==> flow/design.v <==
module mcs_bridge(
  input  [31:0] io_io_address,
  input         io_io_addr_strobe,
  input  [31:0] io_io_write_data,
  input         io_io_write_strobe,
  input  [3:0]  io_io_byte_enable,
  output [31:0] io_io_read_data,
  input         io_io_read_strobe,
  output        io_fp_video_cs,
                io_fp_mmio_cs,
                io_fp_write,
                io_fp_read,
  output [20:0] io_fp_addr,
  output [31:0] io_fp_wr_data,
  input  [31:0] io_fp_rd_data
);
  wire mcs_bridge_enable = io_io_address[31:24] == 8'hC0;
  assign io_io_read_data = io_fp_rd_data;
  assign io_fp_video_cs = mcs_bridge_enable & io_io_address[23];
  assign io_fp_mmio_cs = mcs_bridge_enable & ~(io_io_address[23]);
  assign io_fp_write = io_io_write_strobe;
  assign io_fp_read = io_io_read_strobe;
  assign io_fp_addr = io_io_address[22:2];
  assign io_fp_wr_data = io_io_write_data;
endmodule
module mmio_controller(
  input               io_fp_video_cs,
                      io_fp_mmio_cs,
                      io_fp_write,
                      io_fp_read,
  input  [20:0]       io_fp_addr,
  input  [31:0]       io_fp_wr_data,
  output [31:0]       io_fp_rd_data,
  output [63:0]       io_slot_cs,
  output [63:0][4:0]  io_slot_reg_addr,
  output [63:0][31:0] io_slot_write_data,
  output [63:0]       io_slot_write,
  input  [63:0][31:0] io_slot_read_data,
  output [63:0]       io_slot_read
);
  assign io_fp_rd_data = io_fp_read ? io_slot_read_data[io_fp_addr[10:5]] : 32'h0;
  assign io_slot_cs = io_fp_mmio_cs ? 64'h1 << io_fp_addr[10:5] : 64'h0;
  assign io_slot_reg_addr = {64{io_fp_addr[4:0]}};
  assign io_slot_write_data = {64{io_fp_wr_data}};
  assign io_slot_write = {64{io_fp_write}};
  assign io_slot_read = {64{io_fp_read}};
endmodule
module GPO(
  input                                          clock,
                                                 reset,
  input  [4:0]                                   slot_io_address,
  output [31:0]                                  slot_io_rd_data,
  input  [31:0]                                  slot_io_wr_data,
  input                                          slot_io_read,
                                                 slot_io_write,
                                                 slot_io_cs,
  output [15:0]                                  io
);
  reg [15:0] buf_gpo;
  always @(posedge clock) begin
    if (reset)
      buf_gpo <= 16'h0;
    else if (slot_io_write & slot_io_cs)
      buf_gpo <= slot_io_wr_data[15:0];
  end  
  assign slot_io_rd_data = {16'h0, buf_gpo};
  assign io = buf_gpo;
endmodule
module GPI(
  input         clock,
                reset,
  input  [4:0]  slot_io_address,
  output [31:0] slot_io_rd_data,
  input  [31:0] slot_io_wr_data,
  input         slot_io_read,
                slot_io_write,
                slot_io_cs,
  input  [15:0] io_data_in
);
  reg [31:0] buf_in;
  always @(posedge clock) begin
    if (reset)
      buf_in <= 32'h0;
    else
      buf_in <= {16'h0, io_data_in};
  end  
  assign slot_io_rd_data = buf_in;
endmodule
module timer(
  input         clock,
                reset,
  input  [4:0]  slot_io_address,
  output [31:0] slot_io_rd_data,
  input  [31:0] slot_io_wr_data,
  input         slot_io_read,
                slot_io_write,
                slot_io_cs
);
  reg [63:0] count;
  reg [31:0] config_reg;
  wire        wr_en = slot_io_write & slot_io_cs;
  always @(posedge clock) begin
    if (reset) begin
      count <= 64'h0;
      config_reg <= 32'h0;
    end
    else begin
      if (config_reg[0])
        count <= 64'h0;
      else if (wr_en & slot_io_address == 5'h1)
        count[31:0] <= slot_io_wr_data;
      else if (wr_en & slot_io_address == 5'h2)
        count[63:32] <= slot_io_wr_data;
      else if (config_reg[1])
        count <= count + 64'h1;
      if (slot_io_write & slot_io_cs & ~(|slot_io_address))
        config_reg <= slot_io_wr_data;
    end
  end  
  assign slot_io_rd_data =
    (|slot_io_address)
      ? (slot_io_address == 5'h1
           ? count[31:0]
           : slot_io_address == 5'h2 ? count[63:32] : 32'h0)
      : config_reg;
endmodule
module SevSegDisplay(
  input         clock,
                reset,
                io_enable_7seg,
  input  [31:0] io_display_data,
  output [7:0]  io_anode_select,
  output [6:0]  io_segs
);
  reg  [15:0]      anode_prescaler_c_value;
  reg  [2:0]       count;
  wire [7:0]       _GEN = io_enable_7seg ? ~(8'h1 << count) : 8'h1;
  wire [3:0]       digit =
    _GEN == 8'hFE
      ? io_display_data[3:0]
      : _GEN == 8'hFD
          ? io_display_data[7:4]
          : _GEN == 8'hFB
              ? io_display_data[11:8]
              : _GEN == 8'hF7
                  ? io_display_data[15:12]
                  : _GEN == 8'hEF
                      ? io_display_data[19:16]
                      : _GEN == 8'hDF
                          ? io_display_data[23:20]
                          : _GEN == 8'hBF
                              ? io_display_data[27:24]
                              : _GEN == 8'h7F ? io_display_data[31:28] : 4'h0;
  wire [6:0]       _GEN_0 = {3'h0, digit != 4'hE, 3'h6};
  wire [15:0][6:0] _GEN_1 =
    {{_GEN_0},
     {_GEN_0},
     {7'h21},
     {7'h46},
     {7'h3},
     {7'h8},
     {7'h10},
     {7'h0},
     {7'h78},
     {7'h2},
     {7'h12},
     {7'h19},
     {7'h30},
     {7'h24},
     {7'h79},
     {7'h40}};
  wire             anode_prescaler_wrap_wrap = anode_prescaler_c_value == 16'h9C3F;
  always @(posedge clock) begin
    if (reset) begin
      anode_prescaler_c_value <= 16'h0;
      count <= 3'h0;
    end
    else if (reset) begin
      anode_prescaler_c_value <= 16'h0;
      count <= 3'h0;
    end
    else begin
      if (io_enable_7seg) begin
        if (anode_prescaler_wrap_wrap)
          anode_prescaler_c_value <= 16'h0;
        else
          anode_prescaler_c_value <= anode_prescaler_c_value + 16'h1;
      end
      if (~reset & io_enable_7seg & anode_prescaler_wrap_wrap)
        count <= count + 3'h1;
    end
  end  
  assign io_anode_select = _GEN;
  assign io_segs = _GEN_1[digit];
endmodule
module SevSegDisplay_core(
  input                                                               clock,
                                                                      reset,
  input  [4:0]                                                        slot_io_address,
  output [31:0]                                                       slot_io_rd_data,
  input  [31:0]                                                       slot_io_wr_data,
  input                                                               slot_io_read,
                                                                      slot_io_write,
                                                                      slot_io_cs,
  output [14:0]                                                       io
);
  wire [7:0]  _seg7_io_anode_select;
  wire [6:0]  _seg7_io_segs;
  reg  [31:0] config_reg;
  wire        _GEN = slot_io_address == 5'h0;
  reg  [31:0] display_data;
  wire        _GEN_0 = slot_io_address == 5'h1;
  wire        wr_en = slot_io_write & slot_io_cs;
  always @(posedge clock) begin
    if (reset) begin
      config_reg <= 32'h0;
      display_data <= 32'h0;
    end
    else begin
      if (_GEN & wr_en)
        config_reg <= slot_io_wr_data;
      if (_GEN_0 & wr_en)
        display_data <= slot_io_wr_data;
    end
  end  
  SevSegDisplay seg7 (
    .clock           (clock),
    .reset           (reset),
    .io_enable_7seg  (config_reg[0]),
    .io_display_data (display_data),
    .io_anode_select (_seg7_io_anode_select),
    .io_segs         (_seg7_io_segs)
  );
  assign slot_io_rd_data = _GEN_0 ? display_data : _GEN ? config_reg : 32'h0;
  assign io = {_seg7_io_anode_select, _seg7_io_segs};
endmodule
module mmio_subsystem(
  input         clock,
                reset,
                io_fp_video_cs,
                io_fp_mmio_cs,
                io_fp_write,
                io_fp_read,
  input  [20:0] io_fp_addr,
  input  [31:0] io_fp_wr_data,
  output [31:0] io_fp_rd_data,
  input  [15:0] io_data_in,
  output [15:0] io_data_out,
  output [7:0]  io_anode_assert,
  output [6:0]  io_segs
);
  wire [31:0]       _sevenSegDisplay_slot_io_rd_data;
  wire [14:0]       _sevenSegDisplay_io;
  wire [31:0]       _timer_slot_io_rd_data;
  wire [31:0]       _gpi_slot_io_rd_data;
  wire [31:0]       _gpo_slot_io_rd_data;
  wire [15:0]       _gpo_io;
  wire [63:0]       _mmioController_io_slot_cs;
  wire [63:0][4:0]  _mmioController_io_slot_reg_addr;
  wire [63:0][31:0] _mmioController_io_slot_write_data;
  wire [63:0]       _mmioController_io_slot_write;
  wire [63:0]       _mmioController_io_slot_read;
  mmio_controller mmioController (
    .io_fp_video_cs     (io_fp_video_cs),
    .io_fp_mmio_cs      (io_fp_mmio_cs),
    .io_fp_write        (io_fp_write),
    .io_fp_read         (io_fp_read),
    .io_fp_addr         (io_fp_addr),
    .io_fp_wr_data      (io_fp_wr_data),
    .io_fp_rd_data      (io_fp_rd_data),
    .io_slot_cs         (_mmioController_io_slot_cs),
    .io_slot_reg_addr   (_mmioController_io_slot_reg_addr),
    .io_slot_write_data (_mmioController_io_slot_write_data),
    .io_slot_write      (_mmioController_io_slot_write),
    .io_slot_read_data
      ({{32'hFFFFFFFF},
        {32'hFFFFFFFF},
        {32'hFFFFFFFF},
        {32'hFFFFFFFF},
        {32'hFFFFFFFF},
        {32'hFFFFFFFF},
        {32'hFFFFFFFF},
        {32'hFFFFFFFF},
        {32'hFFFFFFFF},
        {32'hFFFFFFFF},
        {32'hFFFFFFFF},
        {32'hFFFFFFFF},
        {32'hFFFFFFFF},
        {32'hFFFFFFFF},
        {32'hFFFFFFFF},
        {32'hFFFFFFFF},
        {32'hFFFFFFFF},
        {32'hFFFFFFFF},
        {32'hFFFFFFFF},
        {32'hFFFFFFFF},
        {32'hFFFFFFFF},
        {32'hFFFFFFFF},
        {32'hFFFFFFFF},
        {32'hFFFFFFFF},
        {32'hFFFFFFFF},
        {32'hFFFFFFFF},
        {32'hFFFFFFFF},
        {32'hFFFFFFFF},
        {32'hFFFFFFFF},
        {32'hFFFFFFFF},
        {32'hFFFFFFFF},
        {32'hFFFFFFFF},
        {32'hFFFFFFFF},
        {32'hFFFFFFFF},
        {32'hFFFFFFFF},
        {32'hFFFFFFFF},
        {32'hFFFFFFFF},
        {32'hFFFFFFFF},
        {32'hFFFFFFFF},
        {32'hFFFFFFFF},
        {32'hFFFFFFFF},
        {32'hFFFFFFFF},
        {32'hFFFFFFFF},
        {32'hFFFFFFFF},
        {32'hFFFFFFFF},
        {32'hFFFFFFFF},
        {32'hFFFFFFFF},
        {32'hFFFFFFFF},
        {32'hFFFFFFFF},
        {32'hFFFFFFFF},
        {32'hFFFFFFFF},
        {32'hFFFFFFFF},
        {32'hFFFFFFFF},
        {32'hFFFFFFFF},
        {32'hFFFFFFFF},
        {32'hFFFFFFFF},
        {32'hFFFFFFFF},
        {32'hFFFFFFFF},
        {32'hFFFFFFFF},
        {32'hFFFFFFFF},
        {_sevenSegDisplay_slot_io_rd_data},
        {_timer_slot_io_rd_data},
        {_gpi_slot_io_rd_data},
        {_gpo_slot_io_rd_data}}),
    .io_slot_read       (_mmioController_io_slot_read)
  );
  GPO gpo (
    .clock           (clock),
    .reset           (reset),
    .slot_io_address (_mmioController_io_slot_reg_addr[6'h0]),
    .slot_io_rd_data (_gpo_slot_io_rd_data),
    .slot_io_wr_data (_mmioController_io_slot_write_data[6'h0]),
    .slot_io_read    (_mmioController_io_slot_read[0]),
    .slot_io_write   (_mmioController_io_slot_write[0]),
    .slot_io_cs      (_mmioController_io_slot_cs[0]),
    .io              (_gpo_io)
  );
  GPI gpi (
    .clock           (clock),
    .reset           (reset),
    .slot_io_address (_mmioController_io_slot_reg_addr[6'h1]),
    .slot_io_rd_data (_gpi_slot_io_rd_data),
    .slot_io_wr_data (_mmioController_io_slot_write_data[6'h1]),
    .slot_io_read    (_mmioController_io_slot_read[1]),
    .slot_io_write   (_mmioController_io_slot_write[1]),
    .slot_io_cs      (_mmioController_io_slot_cs[1]),
    .io_data_in      (io_data_in)
  );
  timer timer (
    .clock           (clock),
    .reset           (reset),
    .slot_io_address (_mmioController_io_slot_reg_addr[6'h2]),
    .slot_io_rd_data (_timer_slot_io_rd_data),
    .slot_io_wr_data (_mmioController_io_slot_write_data[6'h2]),
    .slot_io_read    (_mmioController_io_slot_read[2]),
    .slot_io_write   (_mmioController_io_slot_write[2]),
    .slot_io_cs      (_mmioController_io_slot_cs[2])
  );
  SevSegDisplay_core sevenSegDisplay (
    .clock           (clock),
    .reset           (reset),
    .slot_io_address (_mmioController_io_slot_reg_addr[6'h3]),
    .slot_io_rd_data (_sevenSegDisplay_slot_io_rd_data),
    .slot_io_wr_data (_mmioController_io_slot_write_data[6'h3]),
    .slot_io_read    (_mmioController_io_slot_read[3]),
    .slot_io_write   (_mmioController_io_slot_write[3]),
    .slot_io_cs      (_mmioController_io_slot_cs[3]),
    .io              (_sevenSegDisplay_io)
  );
  assign io_data_out = _gpo_io;
  assign io_anode_assert = _sevenSegDisplay_io[14:7];
  assign io_segs = _sevenSegDisplay_io[6:0];
endmodule
module Top(
  input         clock,
                reset,
  input  [31:0] io_address,
  input         io_addr_strobe,
  input  [31:0] io_write_data,
  input         io_write_strobe,
  input  [3:0]  io_byte_enable,
  input         io_read_strobe,
  output [31:0] io_read_data,
  input  [15:0] sw,
  output [15:0] led,
  output [7:0]  anode_assert,
  output [6:0]  segs
);
  wire [31:0] _mmioSubsystem_io_fp_rd_data;
  wire        _mcsBridge_io_fp_video_cs;
  wire        _mcsBridge_io_fp_mmio_cs;
  wire        _mcsBridge_io_fp_write;
  wire        _mcsBridge_io_fp_read;
  wire [20:0] _mcsBridge_io_fp_addr;
  wire [31:0] _mcsBridge_io_fp_wr_data;
  mcs_bridge mcsBridge (
    .io_io_address      (io_address),
    .io_io_addr_strobe  (io_addr_strobe),
    .io_io_write_data   (io_write_data),
    .io_io_write_strobe (io_write_strobe),
    .io_io_byte_enable  (io_byte_enable),
    .io_io_read_data    (io_read_data),
    .io_io_read_strobe  (io_read_strobe),
    .io_fp_video_cs     (_mcsBridge_io_fp_video_cs),
    .io_fp_mmio_cs      (_mcsBridge_io_fp_mmio_cs),
    .io_fp_write        (_mcsBridge_io_fp_write),
    .io_fp_read         (_mcsBridge_io_fp_read),
    .io_fp_addr         (_mcsBridge_io_fp_addr),
    .io_fp_wr_data      (_mcsBridge_io_fp_wr_data),
    .io_fp_rd_data      (_mmioSubsystem_io_fp_rd_data)
  );
  mmio_subsystem mmioSubsystem (
    .clock           (clock),
    .reset           (reset),
    .io_fp_video_cs  (_mcsBridge_io_fp_video_cs),
    .io_fp_mmio_cs   (_mcsBridge_io_fp_mmio_cs),
    .io_fp_write     (_mcsBridge_io_fp_write),
    .io_fp_read      (_mcsBridge_io_fp_read),
    .io_fp_addr      (_mcsBridge_io_fp_addr),
    .io_fp_wr_data   (_mcsBridge_io_fp_wr_data),
    .io_fp_rd_data   (_mmioSubsystem_io_fp_rd_data),
    .io_data_in      (sw),
    .io_data_out     (led),
    .io_anode_assert (anode_assert),
    .io_segs         (segs)
  );
endmodule
--- tool output ---
==> Tool chain data of Top <==
Tool output for the design above before and after an edit, in the order of the flow.
"before" refers to lines of the RTL above, "after" to lines of the edited file.
"change" is "after" less "before", of the values as shown.
Operators: Yosys type, input widths -> output width; for muxes data width and select width s.
{ "inputs": {"design": "Top", "clock": "clock", "lib": "sky130hd", "lib_corner": "tt_025C_1v80"} }

==> The edit <==
Unified diff, file above to edited file.
This change comes from a script, not from a designer. The edited design behaves differently; no optimisation was intended.
begin of diff
@@ -137,5 +137,5 @@
   wire [7:0]       _GEN = io_enable_7seg ? ~(8'h1 << count) : 8'h1;
   wire [3:0]       digit =
-    _GEN == 8'hFE
+    _GEN != 8'hFE
       ? io_display_data[3:0]
       : _GEN == 8'hFD
end of diff

==> Word level <==
Counts by Yosys on the flattened word-level netlist (proc, flatten, opt, wreduce; memories kept). Register bits leave out memories and registers merged into their read ports (data or address). Print and check cells are left out. Cells with the same type and inputs are merged into one.
{ "bits": {"columns": ["item", "before", "after", "change"], "rows": [
  ["out_inout_bits", 63, 63, 0],
  ["elab_cells", 77, 77, 0],
  ["reg_bits", 227, 227, 0],
  ["in_bits", 89, 89, 0]
]} }
{ "op_classes": {"columns": ["item", "before", "after", "change"], "rows": [
  ["n_logic", 16, 16, 0],
  ["multipliers", 1, 1, 0],
  ["mux", 22, 22, 0],
  ["reduce_and_logical", 7, 7, 0],
  ["add_sub_neg", 3, 3, 0],
  ["n_shift", 4, 4, 0],
  ["eq_ne", 14, 14, 0]
]} }
{ "ops": {"columns": ["cell", "before", "after", "change"], "rows": [
  ["$eq 8x8->1 const B", 8, 7, -1],
  ["$ne 8x8->1 const B", 0, 1, 1]
]} }
Operator kinds equal on both sides are left out: 26.

==> Longest topological paths <==
Depth = most cells in a row (Yosys ltp): at word level without a register or memory, in the mapped netlist without a sequential cell, where the memories' decode and read muxes count.
{ "logic_depth": {"columns": ["item", "before", "after", "change"], "rows": [
  ["depth_word", 14, 14, 0],
  ["abc_area", "0", "0", null],
  ["ltp_mapped", 14, 11, -3],
  ["mapped_depth_nobuf", 13, 10, -3]
]} }

==> After synthesis <==
The flow's flattened synthesis, as Yosys stat reports it; memories are mapped. The netlist is that of the ABC_AREA named above (0 if unset); the other value can give another one.
{ "types": {"columns": ["cell", "before", "after", "change"], "rows": [
  ["sky130_fd_sc_hd__a22oi_1", 13, 35, 22],
  ["sky130_fd_sc_hd__mux2i_1", 5, 24, 19],
  ["sky130_fd_sc_hd__a22o_1", 17, 1, -16],
  ["sky130_fd_sc_hd__o211ai_1", 25, 40, 15],
  ["sky130_fd_sc_hd__nand2_1", 331, 317, -14],
  ["sky130_fd_sc_hd__nand3_1", 62, 49, -13],
  ["sky130_fd_sc_hd__mux4_2", 16, 3, -13],
  ["sky130_fd_sc_hd__a211o_1", 0, 13, 13],
  ["sky130_fd_sc_hd__a21boi_0", 21, 9, -12],
  ["sky130_fd_sc_hd__o21a_1", 17, 6, -11],
  ["sky130_fd_sc_hd__and4_1", 15, 6, -9],
  ["sky130_fd_sc_hd__or3_1", 6, 15, 9],
  ["sky130_fd_sc_hd__a21oi_1", 188, 196, 8],
  ["sky130_fd_sc_hd__o21ai_0", 73, 81, 8],
  ["sky130_fd_sc_hd__a211oi_1", 21, 13, -8],
  ["sky130_fd_sc_hd__and3_1", 25, 18, -7],
  ["sky130_fd_sc_hd__buf_2", 9, 2, -7],
  ["sky130_fd_sc_hd__nor2b_1", 28, 22, -6]
]} }
Cell types equal on both sides are left out: 7.
Not every row of either side is listed.
{ "mapped": {"columns": ["item", "before", "after", "change"], "rows": [
  ["seqArea_um2", 4224.1, 4224.1, 0.0],
  ["yosys_area_um2", 11695.0, 11319.6, -375.4],
  ["flip_flops", 211, 211, 0],
  ["cell_count", 1558, 1523, -35]
]} }
The figures by module come from a second, unflattened synthesis with its own total; it is not the netlist above.
{ "hier_totals": {"columns": ["item", "before", "after", "change"], "rows": [
  ["hier_cells", 5304, 5240, -64],
  ["area_unflattened_um2", 47873.4, 47345.4, -528.0]
]} }
Each row is one instance without its submodules.
{ "modules_before": {"columns": ["module", "mod_area_um2", "cells", "n_inst"], "rows": [
  ["mmio_controller", 34875.9, 3740, 1],
  ["timer", 5918.2, 805, 1],
  ["SevSegDisplay_core", 2980.4, 288, 1],
  ["SevSegDisplay", 1844.3, 223, 1],
  ["GPO", 977.2, 105, 1],
  ["mcs_bridge", 685.7, 92, 1],
  ["GPI", 588.1, 50, 1],
  ["mmio_subsystem", 3.8, 1, 1],
  ["Top", 0.0, 0, 1]
]} }
{ "modules_after": {"columns": ["module", "mod_area_um2", "cells", "n_inst"], "rows": [
  ["mmio_controller", 34875.9, 3740, 1],
  ["timer", 5918.2, 805, 1],
  ["SevSegDisplay_core", 2980.4, 288, 1],
  ["SevSegDisplay", 1316.3, 159, 1],
  ["GPO", 977.2, 105, 1],
  ["mcs_bridge", 685.7, 92, 1],
  ["GPI", 588.1, 50, 1],
  ["mmio_subsystem", 3.8, 1, 1],
  ["Top", 0.0, 0, 1]
]} }

==> Timing after synthesis <==
OpenSTA on the mapped netlist: ideal clock, no wires. The path of least setup slack (recovery checks aside). Input and output delay are each 20% of the period. Register names are those of the netlist, which keeps one name where synthesis merged equal registers.
{ "synth_path": {"columns": ["item", "before", "after", "change"], "rows": [
  ["path_kind", "reg2out", "in2out", null],
  ["start", "reg mmioSubsystem.sevenSegDisplay.seg7.count[2]", "in io_address[6]", null],
  ["end", "out segs[1]", "out io_read_data[31]", null],
  ["input_delay_ps", null, 900, null],
  ["n_path_buf", 1, 2, 1],
  ["slack_ps", 340, 761, 421],
  ["t_required_ps", 3600, 3600, 0],
  ["output_delay_ps", 900, 900, 0],
  ["delay_ps", 3260, 1939, -1321],
  ["arrival_ps", 3260, 2839, -421],
  ["stages", 14, 8, -6],
  ["period_ps", 4500, 4500, 0],
  ["synth_period_reached_ps", 4160, 3739, -421]
]} }
"delay_ps" is the arrival time less input delay plus setup time.
At an output port there is no setup time.
"stages": output pins that drive a net of the path, with the launching flip-flop's if there is one; two outputs of one cell count as two.
"synth_period_reached_ps" is the clock period less the worst setup slack; recovery checks do not enter. This is arithmetic on one report: input and output delays are still those of the set period (20% each).
The rows between start and end are the longest chain of elaborated cells between them; the timing report does not say that the signal goes this way. Where chains are equally long, one stands for them.
A line is the first line of the expression or statement that the cell stems from. Yosys adds cells for indexed reads and writes and turns some case tables into memories.
A register here has more assigning lines than the two given.
{ "synth_via_before": {"cell_sequence": "sky130_fd_sc_hd__dfxtp_1 > sky130_fd_sc_hd__clkbuf_1 > sky130_fd_sc_hd__inv_1 > sky130_fd_sc_hd__ha_1 > sky130_fd_sc_hd__nor4b_2 > sky130_fd_sc_hd__nand3_1 > sky130_fd_sc_hd__nand3_1 > sky130_fd_sc_hd__nor3_1 > sky130_fd_sc_hd__o32ai_1 > sky130_fd_sc_hd__inv_1 > sky130_fd_sc_hd__ha_1 > sky130_fd_sc_hd__inv_1 > sky130_fd_sc_hd__a21oi_1 > sky130_fd_sc_hd__mux2_2"} }
{ "synth_lines_before": {"columns": ["item", "line", "rtl"], "rows": [
  ["from (decl)", 136, "reg  [2:0]       count;"],
  ["from (assign)", 176, "count <= 3'h0;"],
  ["from (assign)", 190, "count <= count + 3'h1;"],
  ["to (decl)", 402, "output [6:0]  segs"]
]} }
before: Chain of elaborated cells between the ends: none given.
{ "synth_via_after": {"cell_sequence": "sky130_fd_sc_hd__nor4_1 > sky130_fd_sc_hd__and2_1 > sky130_fd_sc_hd__clkbuf_1 > sky130_fd_sc_hd__clkbuf_1 > sky130_fd_sc_hd__a22oi_1 > sky130_fd_sc_hd__nand2_1 > sky130_fd_sc_hd__o211ai_1 > sky130_fd_sc_hd__a21boi_0", "elab_chain_cells": 6} }
{ "synth_lines_after": {"columns": ["item", "line", "rtl"], "rows": [
  ["from (decl)", 392, "input  [31:0] io_address,"],
  ["$eq 5x2->1", 124, ": slot_io_address == 5'h2 ? count[63:32] : 32'h0)"],
  ["$mux 32", 124, null],
  ["$mux 32", 122, "? (slot_io_address == 5'h1"],
  ["$mux 32", 121, "(|slot_io_address)"],
  ["$shiftx 2048x12->32", 41, "assign io_fp_rd_data = io_fp_read ? io_slot_read_data[io_fp_addr[10:5]] : 32'h0;"],
  ["$mux 32", 41, null],
  ["to (decl)", 398, "output [31:0] io_read_data,"]
]} }

==> Worst path after layout <==
Path of least setup slack in the final report of each run of pair A (OpenROAD, finished layout, wires in). Where an end is a register, its clock arrival counts in the times.
The report prints the path's times to 10 ps; the period is as set.
{ "layout_path": {"columns": ["item", "before", "after", "change"], "rows": [
  ["path_kind", "in2out", "in2out", null],
  ["start", "in io_address[6]", "in io_address[6]", null],
  ["end", "out io_read_data[3]", "out io_read_data[10]", null],
  ["n_path_buf", 5, 4, -1],
  ["stages", 11, 10, -1],
  ["arrival_ps", 3520, 3480, -40],
  ["output_delay_ps", 900, 900, 0],
  ["slack_ps", 80, 120, 40],
  ["t_required_ps", 3600, 3600, 0],
  ["input_delay_ps", 900, 900, 0],
  ["period_ps", 4500, 4500, 0]
]} }
The rows between start and end are the longest chain of elaborated cells between them; the timing report does not say that the signal goes this way. Where chains are equally long, one stands for them.
{ "layout_via_before": {"cell_sequence": "sky130_fd_sc_hd__clkdlybuf4s50_1 > sky130_fd_sc_hd__nor4_4 > sky130_fd_sc_hd__buf_6 > sky130_fd_sc_hd__nand2_1 > sky130_fd_sc_hd__buf_12 > sky130_fd_sc_hd__nor2_1 > sky130_fd_sc_hd__a21oi_1 > sky130_fd_sc_hd__buf_4 > sky130_fd_sc_hd__mux4_2 > sky130_fd_sc_hd__o21a_1 > sky130_fd_sc_hd__clkdlybuf4s50_1", "elab_chain_cells": 6} }
{ "layout_lines_before": {"columns": ["item", "line", "rtl"], "rows": [
  ["from (decl)", 392, "input  [31:0] io_address,"],
  ["$eq 5x2->1", 124, ": slot_io_address == 5'h2 ? count[63:32] : 32'h0)"],
  ["$mux 32", 124, null],
  ["$mux 32", 122, "? (slot_io_address == 5'h1"],
  ["$mux 32", 121, "(|slot_io_address)"],
  ["$shiftx 2048x12->32", 41, "assign io_fp_rd_data = io_fp_read ? io_slot_read_data[io_fp_addr[10:5]] : 32'h0;"],
  ["$mux 32", 41, null],
  ["to (decl)", 398, "output [31:0] io_read_data,"]
]} }
{ "layout_via_after": {"cell_sequence": "sky130_fd_sc_hd__clkdlybuf4s50_1 > sky130_fd_sc_hd__nor3_1 > sky130_fd_sc_hd__and2_2 > sky130_fd_sc_hd__buf_12 > sky130_fd_sc_hd__buf_4 > sky130_fd_sc_hd__a22oi_1 > sky130_fd_sc_hd__nand2_1 > sky130_fd_sc_hd__o211ai_1 > sky130_fd_sc_hd__a31oi_1 > sky130_fd_sc_hd__clkdlybuf4s50_1", "elab_chain_cells": 6} }
{ "layout_lines_after": {"columns": ["item", "line", "rtl"], "rows": [
  ["from (decl)", 392, "input  [31:0] io_address,"],
  ["$eq 5x2->1", 124, ": slot_io_address == 5'h2 ? count[63:32] : 32'h0)"],
  ["$mux 32", 124, null],
  ["$mux 32", 122, "? (slot_io_address == 5'h1"],
  ["$mux 32", 121, "(|slot_io_address)"],
  ["$shiftx 2048x12->32", 41, "assign io_fp_rd_data = io_fp_read ? io_slot_read_data[io_fp_addr[10:5]] : 32'h0;"],
  ["$mux 32", 41, null],
  ["to (decl)", 398, "output [31:0] io_read_data,"]
]} }

==> Measured runs <==
Runs of the flow (Yosys, OpenROAD) on both versions; the two runs of a pair have the same settings. The constraints put input and output delay at 20% of the set period each and load the outputs with 0.01 pF.
{ "settings_pair_A": {"CORE_UTILIZATION": 40, "period_ns": 4.5, "CAP_MARGIN": 20, "CORE_MARGIN": 2, "SLEW_MARGIN": 20} }
{ "results_pair_A": {"columns": ["item", "before", "after", "change"], "rows": [
  ["utilization_pct", 51.1, 50.2, -0.9],
  ["period_reached_ps", 4416, 4379, -37],
  ["setup_tns_ps", 0, 0, 0],
  ["final_stdcell_area_um2", 14705.4, 13989.7, -715.7],
  ["die_footprint_um2", 30621.5, 29661.5, -960.0],
  ["power_total_mw", 4.388, 4.433, 0.045],
  ["worst_hold_slack_ps", 451, 455, 4],
  ["synthArea_um2", 11695.0, 11319.6, -375.4],
  ["timing.setup.ws_ps", 84, 121, 37]
]} }
{ "settings_pair_B": {"ABC_AREA": 0, "CORE_MARGIN": 3, "CORE_UTILIZATION": 57, "MAX_ROUTING_LAYER": "met4", "MIN_ROUTING_LAYER": "met1", "PLACE_DENSITY": 0.73, "SLEW_MARGIN": 20, "period_ns": 4.11, "CAP_MARGIN": 20} }
{ "results_pair_B": {"columns": ["item", "before", "after", "change"], "rows": [
  ["utilization_pct", 76.2, 73.9, -2.3],
  ["period_reached_ps", 4166, 4031, -135],
  ["setup_tns_ps", -210, 0, 210],
  ["final_stdcell_area_um2", 15068.2, 14099.8, -968.4],
  ["die_footprint_um2", 22272.6, 21585.5, -687.1],
  ["power_total_mw", 4.551, 4.688, 0.137],
  ["worst_hold_slack_ps", 453, 454, 1],
  ["synthArea_um2", 11695.0, 11319.6, -375.4],
  ["timing.setup.ws_ps", -56, 79, 135]
]} }
"period_reached_ps" = clock period - worst setup slack. The figure is calculated, with input and output delays left at 20% of the set period.
By "power_total_mw" is meant OpenSTA's value without simulated activity: inputs other than the clock are taken to toggle once in ten clock periods, and the tool carries that through the logic.
--- end ---
